==> flow/design.v <==
`timescale 1ns / 1ps
module key_debounce #(  
   parameter	DELAY_TIME = 250_000  
)(
		input wire	clk,		
		input wire  rstn,
		input wire	key_in,		
		output reg 	press_on			
);
reg		key_in_r0;		
reg		key_in_r1;		
reg 		key_in_nedge;		
reg	[$clog2(DELAY_TIME)-1:0]delay_cnt;		
reg		delay_flag;		 
always @(posedge clk or negedge rstn)
begin
    if(rstn == 1'b0) begin
        key_in_r0 <= 1'b0	;	
        key_in_r1 <= 1'b0	;	
    end
    else begin
       key_in_r0 <= key_in;
	   key_in_r1 <= key_in_r0;
    end
end
always @(posedge clk or negedge rstn)
begin
    if(rstn == 1'b0) begin
        key_in_nedge <= 1'b0;               
    end
    else begin
        key_in_nedge <= ~key_in_r0 & key_in_r1;
    end 
end
always @(posedge clk or negedge rstn)
begin
    if(rstn == 1'b0) begin
        delay_cnt  <= 'd0;	
    end
    else begin
        if((delay_flag == 1) && (delay_cnt == DELAY_TIME - 1))
				delay_cnt <= 0;
        else if ((delay_flag == 1) && (delay_cnt < DELAY_TIME - 1))
            delay_cnt <= delay_cnt + 1;
        else  
				delay_cnt <= 0;
    end
end
always @(posedge clk or negedge rstn)
begin
    if(rstn == 1'b0) begin
	 delay_flag <= 1'b0;		 
    end
    else begin
        if(key_in_nedge) begin	 
				delay_flag <= 1'b1;	 
        end
        else if (delay_cnt == DELAY_TIME - 1) begin
            delay_flag <= 1'b0;
        end
        else
            delay_flag <= delay_flag;
    end
end
always @(posedge clk or negedge rstn)
begin
    if(rstn == 1'b0) begin
        press_on <= 1'b0;
    end
    else begin
        if((delay_cnt == DELAY_TIME - 1) && (delay_flag == 1'b1)) begin		 
		    press_on <= 1'b1;
        end
        else begin
            press_on <= 1'b0;
        end
    end
end
endmodule
`timescale 1ns / 1ps
module Display(
    input	wire	clk,   
    input   wire  rstn,
    input	wire	[3:0]  sw_in,  
    input   wire  [2:0]  press_on,
    output	wire	[1:0]  reg_ab, 
    output  wire  [7:0]  led_time,
    output	wire 	[3:0]  seg_data_1, 
	 output	wire 	[3:0]  seg_data_2 
    );
localparam COUNT_1S = 12048;  
localparam Quarter_Time = 60; 	 
localparam Quarter_Time_rest = 10;	 
wire clk1h;
reg [13:0] counter ; 
reg [13:0] Qcounter ;
reg [6:0] scorer_A ; 
reg [6:0] scorer_B ; 
reg [6:0] Quarter_Time_Down ;	 
reg [2:0] Quarter_Time_rest_Down ;  
reg [4:0] AttackT_A ; 
reg [4:0] AttackT_B; 
reg [1:0] reg_ab_reg;
reg [7:0] led_time_reg ;
reg [3:0] seg_data_1_reg;
reg [3:0] seg_data_2_reg;
reg [1:0] DownCNT;	 
reg [6:0] countA_1;	 
reg [6:0] countA_2;	 
reg [6:0] countA_3;	 
reg [6:0] countB_1;	 
reg [6:0] countB_2;	 
reg [6:0] countB_3;	 
always @(posedge clk or negedge rstn)
begin
    if(rstn == 1'b0) begin	 
       led_time_reg <= 8'b0000_0000; 
       Qcounter <= 'd0; 
	    Quarter_Time_Down <= Quarter_Time;	
		 Quarter_Time_rest_Down <= Quarter_Time_rest;
	    DownCNT <= 'd0;
    end
    else begin
        if(Qcounter == COUNT_1S - 1) begin  
            Qcounter <= 'd0;
				if(Quarter_Time_Down == 0) begin        
						if(DownCNT == 2'd3) begin
						   DownCNT <= 2'd3;
							Quarter_Time_Down <=  0;
							Quarter_Time_rest_Down <= 0;
							led_time_reg <= {led_time_reg[5:0],1'b1,1'b1}; 
						end
						else begin
							if(Quarter_Time_rest_Down == 0)begin
								DownCNT <= DownCNT + 1'b1;
								Quarter_Time_Down <=  Quarter_Time;
								Quarter_Time_rest_Down <= Quarter_Time_rest;
								led_time_reg <= {led_time_reg[5:0],1'b1,1'b1}; 
							end
							else begin
								Quarter_Time_rest_Down <= Quarter_Time_rest_Down -1'b1;
							end
						end
				 end
				 else begin
					 Quarter_Time_Down <= Quarter_Time_Down - 1'b1;
				 end
        end
        else begin
           Qcounter <= Qcounter + 1; 
        end 
    end
end 
always @(posedge clk or negedge rstn)
begin
    if(rstn == 1'b0) begin
        scorer_A <= 'd0; 
        scorer_B <= 'd0; 
		  countA_1 <= 'd0;countA_2 <= 'd0;countA_3 <= 'd0;
		  countB_1 <= 'd0;countB_2 <= 'd0;countB_3 <= 'd0;
	 end
    else begin
        case(sw_in[3:1])
            3'b011:begin  
              case(press_on)  
                3'b001: begin
                    scorer_A <= scorer_A + 1;
						  countA_1 <= countA_1 + 1;
                end 
                3'b010: begin
                    scorer_A <= scorer_A + 2;
						  countA_2 <= countA_2 + 1;
                end 
                3'b100: begin
                    scorer_A <= scorer_A + 3;
						  countA_3 <= countA_3 + 1;
					 end
                default:begin
                    scorer_A <= scorer_A; 
                end
              endcase  
            end
            3'b111:begin  
               case(press_on)
                3'b001: begin
                    scorer_B <= scorer_B + 1;
						  countB_1 <= countB_1 + 1;
                end 
                3'b010: begin
                    scorer_B <= scorer_B + 2;
						  countB_2 <= countB_2 + 1;
                end 
                3'b100: begin
                    scorer_B <= scorer_B + 3;
						  countB_3 <= countB_3 + 1;
                end
                default:begin
                    scorer_B <= scorer_B; 
                end
              endcase     
            end			 
            default:begin
                scorer_A <= scorer_A; 
                scorer_B <= scorer_B; 
            end
        endcase
    end
end
always @(posedge clk or negedge rstn)
begin
    if(rstn == 1'b0) begin
        AttackT_A <= 5'd24;
        AttackT_B <= 5'd24;
        counter <=  'd0;
    end
    else begin
        case(sw_in[3:1])
		3'b000:begin    
              if(sw_in[0] == 1'b1) begin 
                    if(counter == COUNT_1S - 1) begin  
                            counter <= 'd0;
									 if(AttackT_A == 0) begin  
                                AttackT_A <= 0 ;
                            end
                            else begin
                               AttackT_A <= AttackT_A - 1'b1;
                            end
                    end
                    else begin
                       counter <= counter + 1;
                    end
             end
             else begin   
                counter <= counter;
             end   
		end
		3'b001:begin  
              if(sw_in[0] == 1'b1) begin  
                    if(counter == COUNT_1S - 1) begin  
                            counter <= 'd0;
                            if(AttackT_B == 0) begin 
                                AttackT_B <= 0 ;
                            end
                            else begin
                               AttackT_B <= AttackT_B - 1'b1;
                            end
                    end
                    else begin
                       counter <= counter + 1;
                    end
             end
             else begin   
                counter <= counter;
             end
		end
		3'b011:begin  
           counter <=  counter;
           AttackT_A <= AttackT_A;
		     AttackT_B <= AttackT_B;
		end
		3'b111:begin  
		     counter <=  counter;
           AttackT_A <= AttackT_A;
		     AttackT_B <= AttackT_B;
		end	
		default:begin
            counter <=  'd0;
            AttackT_A <= 5'd24;
		      AttackT_B <= 5'd24;
	    end
	   endcase
    end
end
always @(posedge clk or negedge rstn)
begin
    if(rstn == 1'b0) begin
		  seg_data_1_reg <= 4'd16; 
        seg_data_2_reg <= 4'd16;
		  reg_ab_reg <= 2'b11;
    end
    else begin
        case(sw_in[3:1])
		3'b000:begin    
            seg_data_2_reg <= AttackT_A%10; 
            seg_data_1_reg <= AttackT_A/10; 
			reg_ab_reg <= 2'b10;
		end
		3'b001:begin  
            seg_data_2_reg <= AttackT_B%10;
            seg_data_1_reg <= AttackT_B/10;
			reg_ab_reg <= 2'b01;
		end
		3'b011:begin  
            seg_data_2_reg <= scorer_A%10;
            seg_data_1_reg <= scorer_A/10;
			reg_ab_reg <= 2'b10;
		end
		3'b111:begin  
				seg_data_2_reg <= scorer_B%10;
				seg_data_1_reg <= scorer_B/10;
		   reg_ab_reg <= 2'b01;
		end			 
		3'b110:begin   
				if(Quarter_Time_Down == 0)begin
					seg_data_2_reg <= Quarter_Time_rest_Down%10;
					seg_data_1_reg <= Quarter_Time_rest_Down/10;end
				else begin
					seg_data_2_reg <= Quarter_Time_Down%10;
					seg_data_1_reg <= Quarter_Time_Down/10;end
		    reg_ab_reg <= 2'b00;
		end
		3'b100:begin   
            if(scorer_A > scorer_B) begin
					seg_data_2_reg <= 4'd10;   
					seg_data_1_reg <= scorer_A-scorer_B;   
					reg_ab_reg <= 2'b10;
			   end
				else if(scorer_A < scorer_B) begin
					seg_data_2_reg <= 4'd11;   
					seg_data_1_reg <= scorer_B-scorer_A;   
					reg_ab_reg <= 2'b01;
			   end 
				else begin	 
					seg_data_2_reg <= 4'd00;  
					seg_data_1_reg <= 4'd00;   
					reg_ab_reg <= 2'b00;
				end
		end
	   3'b010:begin
		case(press_on)	 
				3'b001:begin
					seg_data_2_reg <= countA_1%10;
					seg_data_1_reg <= countA_1/10;end
				3'b010:begin
					seg_data_2_reg <= countA_2%10;
					seg_data_1_reg <= countA_2/10;end
				3'b100:begin
					seg_data_2_reg <= countA_3%10;
					seg_data_1_reg <= countA_3/10;end
				endcase
		end
		3'b101:begin
				case(press_on)
				3'b001:begin
					seg_data_2_reg <= countB_1%10;
					seg_data_1_reg <= countB_1/10;end
				3'b010:begin
					seg_data_2_reg <= countB_2%10;
					seg_data_1_reg <= countB_2/10;end
				3'b100:begin
					seg_data_2_reg <= countB_3%10;
					seg_data_1_reg <= countB_3/10;end
				endcase
		end
		default:begin  
			seg_data_2_reg <= 4'd16;
			seg_data_1_reg <= 4'd16;
			reg_ab_reg <= 2'b11;
	    end
	endcase
    end
end    
assign reg_ab = reg_ab_reg;  
assign led_time = led_time_reg;
assign seg_data_1 = seg_data_1_reg;
assign seg_data_2 = seg_data_2_reg;
endmodule
`timescale 1ns / 1ps
module segment(
    input  [3:0] seg_data_1,
    input  [3:0] seg_data_2,
    output [8:0] seg_led_1,
    output [8:0] seg_led_2
);
function [8:0] seg;
    input [3:0] d;
    begin
        case (d)
            4'd0:  seg = 9'h3f;
            4'd1:  seg = 9'h06;
            4'd2:  seg = 9'h5b;
            4'd3:  seg = 9'h4f;
            4'd4:  seg = 9'h66;
            4'd5:  seg = 9'h6d;
            4'd6:  seg = 9'h7d;
            4'd7:  seg = 9'h07;
            4'd8:  seg = 9'h7f;
            4'd9:  seg = 9'h6f;
            4'd10: seg = 9'h77;  
            4'd11: seg = 9'h7c;  
            4'd12: seg = 9'h39;
            4'd13: seg = 9'h5e;
            4'd14: seg = 9'h79;
            default: seg = 9'h71;
        endcase
    end
endfunction
assign seg_led_1 = seg(seg_data_1);
assign seg_led_2 = seg(seg_data_2);
endmodule
`timescale 1ns / 1ps
module BallCompetition(
    input	wire clk,					 
    input   wire rstn,					 
    input	wire	[3:0]  sw_in,  	 
    input   wire  [2:0]  key_in,		 
    output	wire	[1:0]  reg_ab,  	 
    output  wire  [7:0]  led_time,	 
    output  [8:0]  seg_led_1,			 
	 output  [8:0]  seg_led_2			 
);
	localparam DelayTime = 250;   
   wire [2:0]	press_on;				 
	wire [3:0] seg_data_1;				 
	wire [3:0] seg_data_2;				 
    key_debounce	 
    #(.DELAY_TIME  (DelayTime))  
    key0
    (
		.clk(clk),		            
      .rstn(rstn),
      .key_in(key_in[0]),		
      .press_on(press_on[0])	       
    );
    key_debounce
    #(.DELAY_TIME  (DelayTime))  
    key1
    (
      .clk(clk),		           
      .rstn(rstn),
      .key_in(key_in[1]),		
      .press_on(press_on[1])	       
    );
    key_debounce
    #(.DELAY_TIME  (DelayTime))  
    key2
    (
      .clk(clk),		            
      .rstn(rstn),
      .key_in(key_in[2]),		
      .press_on(press_on[2])	      
    ); 
    Display u_Display(
      .clk(clk),  
      .rstn(rstn),
      .sw_in(sw_in),  
      .press_on(press_on),
      .reg_ab(reg_ab), 
      .led_time(led_time),
      .seg_data_1(seg_data_1),  
      .seg_data_2(seg_data_2)      
    );
    segment u_segment(
   .seg_data_1  (seg_data_1),	
	.seg_data_2  (seg_data_2),		
	.seg_led_1   (seg_led_1),		
	.seg_led_2	 (seg_led_2)
    );
endmodule
Tool chain data of BallCompetition
What the tools print for BallCompetition, step after step.
Line numbers count from 1 in the design file above.
Operators carry their Yosys type and port widths (W data, S select, Z words).
Library cell names are shortened.
{"block": "design", "design": "BallCompetition", "clock_port": "clk", "cell_library": "sky130hd", "corner": "tt_025C_1v80"}

Elaborated design
Counts by Yosys on the flattened word-level netlist (proc, flatten, opt, wreduce; memories kept). Register bits leave out memories and registers merged into their read ports (data or address). Print and check cells are left out. Cells with the same type and inputs are merged into one.
Yosys's memory passes give these memory sizes; they may raise the number of words (mostly to a power of two), join words into wider ones and drop unused or constant bits.
{"block": "bits", "wordCells": 217, "rom_bits": 224, "reg_bits": 163, "n_memories": 2, "output_inout_bits": 28}
{"block": "mem_list", "memory": "(name not given)", "words": 16, "word_bits": 7, "read_ports": 1, "write_ports": 0, "line": 378, "rtl": "case (d)"}
{"block": "mem_list", "memory": "(name not given)", "words": 16, "word_bits": 7, "read_ports": 1, "write_ports": 0, "line": 378}
{"block": "classes", "n_cmp": 5, "eq_ne": 24, "div": 24, "n_mux": 53, "add_sub_neg": 24, "n_reduce_logical": 39, "logic": 9}
{"block": "op_table", "op": "$div A7 B4 Y32 const B", "count": 9}
{"block": "op_table", "op": "$mod A7 B4 Y32 const B", "count": 9}
{"block": "op_table", "op": "$div A5 B4 Y32 const B", "count": 2}
{"block": "op_table", "op": "$mod A5 B4 Y32 const B", "count": 2}
{"block": "op_table", "op": "$div A3 B4 Y32 const B", "count": 1}
{"block": "op_table", "op": "$mod A3 B4 Y32 const B", "count": 1}
{"block": "op_table", "op": "$pmux W4 S8", "count": 2}
{"block": "op_table", "op": "$mux W8", "count": 8}
{"block": "op_table", "op": "$add A7 B1 Y7 const B", "count": 8}
{"block": "op_table", "op": "$pmux W4 S3", "count": 4}
{"block": "op_table", "op": "$pmux W7 S3", "count": 2}
{"block": "op_table", "op": "$mux W14", "count": 3}
{"block": "op_table", "op": "$mux W5", "count": 6}
{"block": "op_table", "op": "$add A14 B1 Y14 const B", "count": 2}
{"block": "op_table", "op": "$eq A14 B14 Y1 const B", "count": 2}
{"block": "op_table", "op": "$add A7 B2 Y7 const B", "count": 4}
{"block": "op_table", "op": "$pmux W14 S2", "count": 1}
{"block": "op_table", "op": "$add A8 B1 Y8 const B", "count": 3}
{"block": "op_table", "op": "$lt A8 B8 Y1 const B", "count": 3}
{"block": "op_table", "op": "$eq A8 B8 Y1 const B", "count": 3}
{"block": "op_table", "op": "$mux W4", "count": 6}
{"block": "op_table", "op": "$reduce_and A2 Y1", "count": 11}
{"block": "op_table", "op": "$mux W7", "count": 3}
{"block": "op_table", "op": "$pmux W5 S2", "count": 2}
{"block": "op_table", "op": "$eq A3 B3 Y1 const B", "count": 5}
{"block": "op_table", "op": "$reduce_and A3 Y1", "count": 4}
{"block": "op_table", "op": "$sub A5 B1 Y5 const B", "count": 2}
{"block": "op_table", "op": "$logic_not A5 Y1", "count": 2}
Not listed: further kinds 28, cells in them 68.

Longest topological paths
Depth = most cells in a row (Yosys ltp): at word level without a register or memory, in the mapped netlist without a sequential cell, where the memories' decode and read muxes count.
{"block": "logic_depth", "word_depth": 5, "ABC_AREA": 0, "mapped_depth": 30, "ltp_nobuf": 26}

Synthesis result
Source: synth_stat.txt of the flow (Yosys; design flattened, memories mapped). It holds for the ABC_AREA given above (unset counts as 0); a run with the other value may have another netlist.
{"block": "mapped", "stdcells": 1266, "buffers": 54, "synth_area_um2": 11013.1, "sequential_area_um2": 3992.6, "ff_cells": 159}
{"block": "by_type", "cell_type": "dfrtp_1", "count": 148}
{"block": "by_type", "cell_type": "ha_1", "count": 59}
{"block": "by_type", "cell_type": "nor2_1", "count": 127}
{"block": "by_type", "cell_type": "nand2_1", "count": 115}
{"block": "by_type", "cell_type": "xnor2_1", "count": 49}
{"block": "by_type", "cell_type": "o21ai_0", "count": 80}
{"block": "by_type", "cell_type": "a21oi_1", "count": 72}
{"block": "by_type", "cell_type": "dfstp_2", "count": 11}
{"block": "by_type", "cell_type": "xor2_1", "count": 30}
{"block": "by_type", "cell_type": "inv_1", "count": 59}
{"block": "by_type", "cell_type": "nor3_1", "count": 43}
{"block": "by_type", "cell_type": "nand3_1", "count": 42}
{"block": "by_type", "cell_type": "mux2_2", "count": 16}
{"block": "by_type", "cell_type": "nand4_1", "count": 27}
{"block": "by_type", "cell_type": "and3_1", "count": 26}
{"block": "by_type", "cell_type": "nor2b_1", "count": 17}
{"block": "by_type", "cell_type": "a221oi_1", "count": 12}
{"block": "by_type", "cell_type": "a31oi_1", "count": 16}
Not listed: further types 76, cells in them 317.
By module: a second synthesis without flattening, with its own total; a netlist apart from the flattened one above.
{"block": "unflattened", "cells_unflattened": 1261, "area_unflattened_um2": 11165.7}
Each row is one instance without its submodules.
{"block": "modules", "module": "Display", "n_inst": 1, "n_cells": 1031, "area_um2": 8877.3, "seq_area_um2": 3016.6}
{"block": "modules", "module": "key_debounce (DELAY_TIME=250)", "n_inst": 3, "n_cells": 53, "area_um2": 584.3, "seq_area_um2": 325.3}
{"block": "modules", "module": "segment", "n_inst": 1, "n_cells": 71, "area_um2": 535.5, "seq_area_um2": 0.0}
{"block": "modules", "module": "BallCompetition", "n_inst": 1, "n_cells": 0, "area_um2": 0.0, "seq_area_um2": 0.0}

Worst setup path after synthesis
Path of least setup slack by OpenSTA after synthesis, without wires, with an ideal clock, recovery checks aside; 20% of the period is set as input and as output delay. Where synthesis merged equal registers, the netlist keeps one of their names.
{"block": "synth_path", "path_kind": "input-to-reg", "from": "input sw_in[3]", "to": "register u_Display.seg_data_1_reg[0]", "delay_ns": 4.789, "arrival_time_ns": 6.707, "setup_time_ns": 0.082, "t_first_pin_ns": 2.000, "path_stages": 30, "clock_period_ns": 10.0, "slack_ns": 3.211, "synth_period_reached_ns": 6.789}
"delay_ns" = arrival - input delay + setup time.
"path_stages" counts driving pins, that of a launching flip-flop among them; a cell with two outputs on the path counts twice.
"synth_period_reached_ns" = period - worst setup slack (recovery checks aside). The figure is calculated, with input and output delays left at 20% of the set period.
Between the ends stands the longest chain of elaborated cells between them, by number of cells; it is not shown to be the way that was timed. Of several equally long chains one is given.
Each line given opens the expression or statement behind the cell; cells for indexed reads and writes are added by Yosys, which also makes memories of some case tables.
At most two assigning lines are given for a register; there are more.
{"block": "synth_between", "cell_sequence": "buf_2 -> buf_2 -> buf_2 -> buf_2 -> buf_1 -> a21oi_1 -> a21oi_1 -> o21ai_0 -> o2111ai_1 -> a221o_1 -> inv_1 -> ha_1 -> inv_1 -> a21oi_1 -> o31ai_1 -> nor4_4 -> a211o_1 -> and2_1 -> nor2_1 -> nor2_1 -> nor2_1 -> nor2_1 -> a21oi_1 -> ha_1 -> nand2_1 -> or3_1 -> a211o_1 -> a31oi_1 -> mux2_2 -> a31oi_1", "elab_chain_len": 3}
{"block": "synth_lines", "element": "from (decl)", "line": 405, "rtl": "input wire [3:0] sw_in,"}
{"block": "synth_lines", "element": "$eq A3 B3 Y1", "line": 282, "rtl": "case(sw_in[3:1])"}
{"block": "synth_lines", "element": "$ne A4 B1 Y1"}
{"block": "synth_lines", "element": "$reduce_and A3 Y1"}
{"block": "synth_lines", "element": "to (assign)", "line": 285, "rtl": "seg_data_1_reg <= AttackT_A/10;"}
{"block": "synth_lines", "element": "to (assign)", "line": 290, "rtl": "seg_data_1_reg <= AttackT_B/10;"}
{"block": "synth_lines", "element": "to (decl)", "line": 105, "rtl": "reg [3:0] seg_data_1_reg;"}

Timing after layout
Path of least setup slack in the final report of job 1 (OpenROAD, finished layout, wires in). Where an end is a register, its clock arrival counts in the times.
{"block": "layout_path", "path_kind": "input-to-reg", "from": "input sw_in[2]", "to": "register u_Display.seg_data_1_reg[0]", "arrival_time_ns": 8.89, "setup_time_ns": 0.08, "t_first_pin_ns": 2.64, "slack_ns": 4.68, "clock_period_ns": 13.2, "path_stages": 26}
Between the ends stands the longest chain of elaborated cells between them, by number of cells; it is not shown to be the way that was timed. Of several equally long chains one is given.
At most two assigning lines are given for a register; there are more.
{"block": "layout_between", "cell_sequence": "clkdlybuf4s50_1 -> buf_4 -> or3b_1 -> nor2_1 -> a22o_1 -> a221o_1 -> inv_1 -> ha_1 -> inv_1 -> a21oi_1 -> o31ai_1 -> nor4_4 -> a211o_1 -> and2_1 -> nor2_1 -> nor2_1 -> nor2_1 -> nor2_1 -> a21oi_1 -> ha_1 -> nand2_1 -> or3_1 -> a211o_1 -> a31oi_1 -> mux2_2 -> a31oi_1", "elab_chain_len": 3}
{"block": "layout_lines", "element": "from (decl)", "line": 405, "rtl": "input wire [3:0] sw_in,"}
{"block": "layout_lines", "element": "$eq A3 B3 Y1", "line": 282, "rtl": "case(sw_in[3:1])"}
{"block": "layout_lines", "element": "$ne A4 B1 Y1"}
{"block": "layout_lines", "element": "$reduce_and A3 Y1"}
{"block": "layout_lines", "element": "to (assign)", "line": 285, "rtl": "seg_data_1_reg <= AttackT_A/10;"}
{"block": "layout_lines", "element": "to (assign)", "line": 290, "rtl": "seg_data_1_reg <= AttackT_B/10;"}
{"block": "layout_lines", "element": "to (decl)", "line": 105, "rtl": "reg [3:0] seg_data_1_reg;"}

## Implementation results

Stored flow runs of BallCompetition (4 of them; Yosys, OpenROAD, sky130hd). They differ in their settings and are not a sequence. Constraints: input delay and output delay 20% of the set period each, output load 0.01 pF.
By "achieved_period_ns" is meant the clock period of the run minus its worst setup slack. This is arithmetic on one report: input and output delays are still those of the set period (20% each).
"worst_path_allowed_less_slack_ns": the worst setup path's part of the clock period (all of it between registers, 20% less for each end at a port) less its slack. A launch clock that arrives late makes it longer, a capture clock that arrives late makes it shorter.
"final_power_mw" is the tool's figure for a default switching activity; nothing was simulated.

{"run": "job 1", "settings": { "CELL_PAD_IN_SITES_GLOBAL_PLACEMENT": 1, "CORE_UTILIZATION": 34, "MAX_ROUTING_LAYER": "met4", "PLACE_DENSITY_LB_ADDON": 0.04, "SLEW_MARGIN": 30, "TNS_END_PERCENT": 35, "period_ns": 13.2, "CAP_MARGIN": 20, "CORE_MARGIN": 2 }, "results": { "post_synth_area_um2": 11013.1, "hold_worst_slack_ns": 0.381, "achieved_period_ns": 8.519, "final_cell_area_um2": 12306.8, "final_power_mw": 1.437, "fin_tns_ns": 0.000, "worst_path_allowed_less_slack_ns": 5.88, "worst_setup_path_type": "input-to-reg", "die_footprint_um2": 33846.8, "timing.setup.ws_ns": 4.681, "post_route_util_pct": 38.8 }}
{"run": "job 2", "settings": { "ABC_AREA": 1, "CELL_PAD_IN_SITES_DETAIL_PLACEMENT": 2, "CELL_PAD_IN_SITES_GLOBAL_PLACEMENT": 1, "CORE_ASPECT_RATIO": 1.08, "CORE_MARGIN": 3, "CORE_UTILIZATION": 28, "CTS_CLUSTER_DIAMETER": 86, "CTS_CLUSTER_SIZE": 16, "GPL_TIMING_DRIVEN": 0, "MAX_ROUTING_LAYER": "met5", "MIN_ROUTING_LAYER": "met2", "PLACE_DENSITY_LB_ADDON": 0.01, "SETUP_SLACK_MARGIN": 0.34, "SLEW_MARGIN": 30, "TNS_END_PERCENT": 30, "period_ns": 13.1, "CAP_MARGIN": 20 }, "results": { "post_synth_area_um2": 11199.5, "hold_worst_slack_ns": 0.384, "achieved_period_ns": 7.792, "final_cell_area_um2": 12792.3, "final_power_mw": 1.575, "fin_tns_ns": 0.000, "worst_path_allowed_less_slack_ns": 5.17, "worst_setup_path_type": "input-to-reg", "die_footprint_um2": 42435.5, "timing.setup.ws_ns": 5.308, "post_route_util_pct": 32.7 }}
{"run": "job 3", "settings": { "CORE_UTILIZATION": 40, "period_ns": 7.86, "CAP_MARGIN": 20, "CORE_MARGIN": 2, "SLEW_MARGIN": 20 }, "results": { "post_synth_area_um2": 11013.1, "hold_worst_slack_ns": 0.379, "achieved_period_ns": 7.125, "final_cell_area_um2": 12211.7, "final_power_mw": 2.298, "fin_tns_ns": 0.000, "worst_path_allowed_less_slack_ns": 5.55, "worst_setup_path_type": "input-to-reg", "die_footprint_um2": 28876.2, "timing.setup.ws_ns": 0.735, "post_route_util_pct": 45.2 }}
{"run": "job 4", "settings": { "ABC_AREA": 1, "CAP_MARGIN": 25, "CELL_PAD_IN_SITES_DETAIL_PLACEMENT": 2, "CELL_PAD_IN_SITES_GLOBAL_PLACEMENT": 3, "CORE_MARGIN": 9, "CORE_UTILIZATION": 15, "GPL_TIMING_DRIVEN": 0, "MAX_ROUTING_LAYER": "met5", "MIN_ROUTING_LAYER": "met2", "SLEW_MARGIN": 20, "period_ns": 7.16 }, "results": { "post_synth_area_um2": 11199.5, "hold_worst_slack_ns": 0.377, "achieved_period_ns": 6.596, "final_cell_area_um2": 13354.1, "final_power_mw": 2.917, "fin_tns_ns": 0.000, "worst_path_allowed_less_slack_ns": 5.16, "worst_setup_path_type": "input-to-reg", "die_footprint_um2": 84823.7, "timing.setup.ws_ns": 0.564, "post_route_util_pct": 18.2 }}
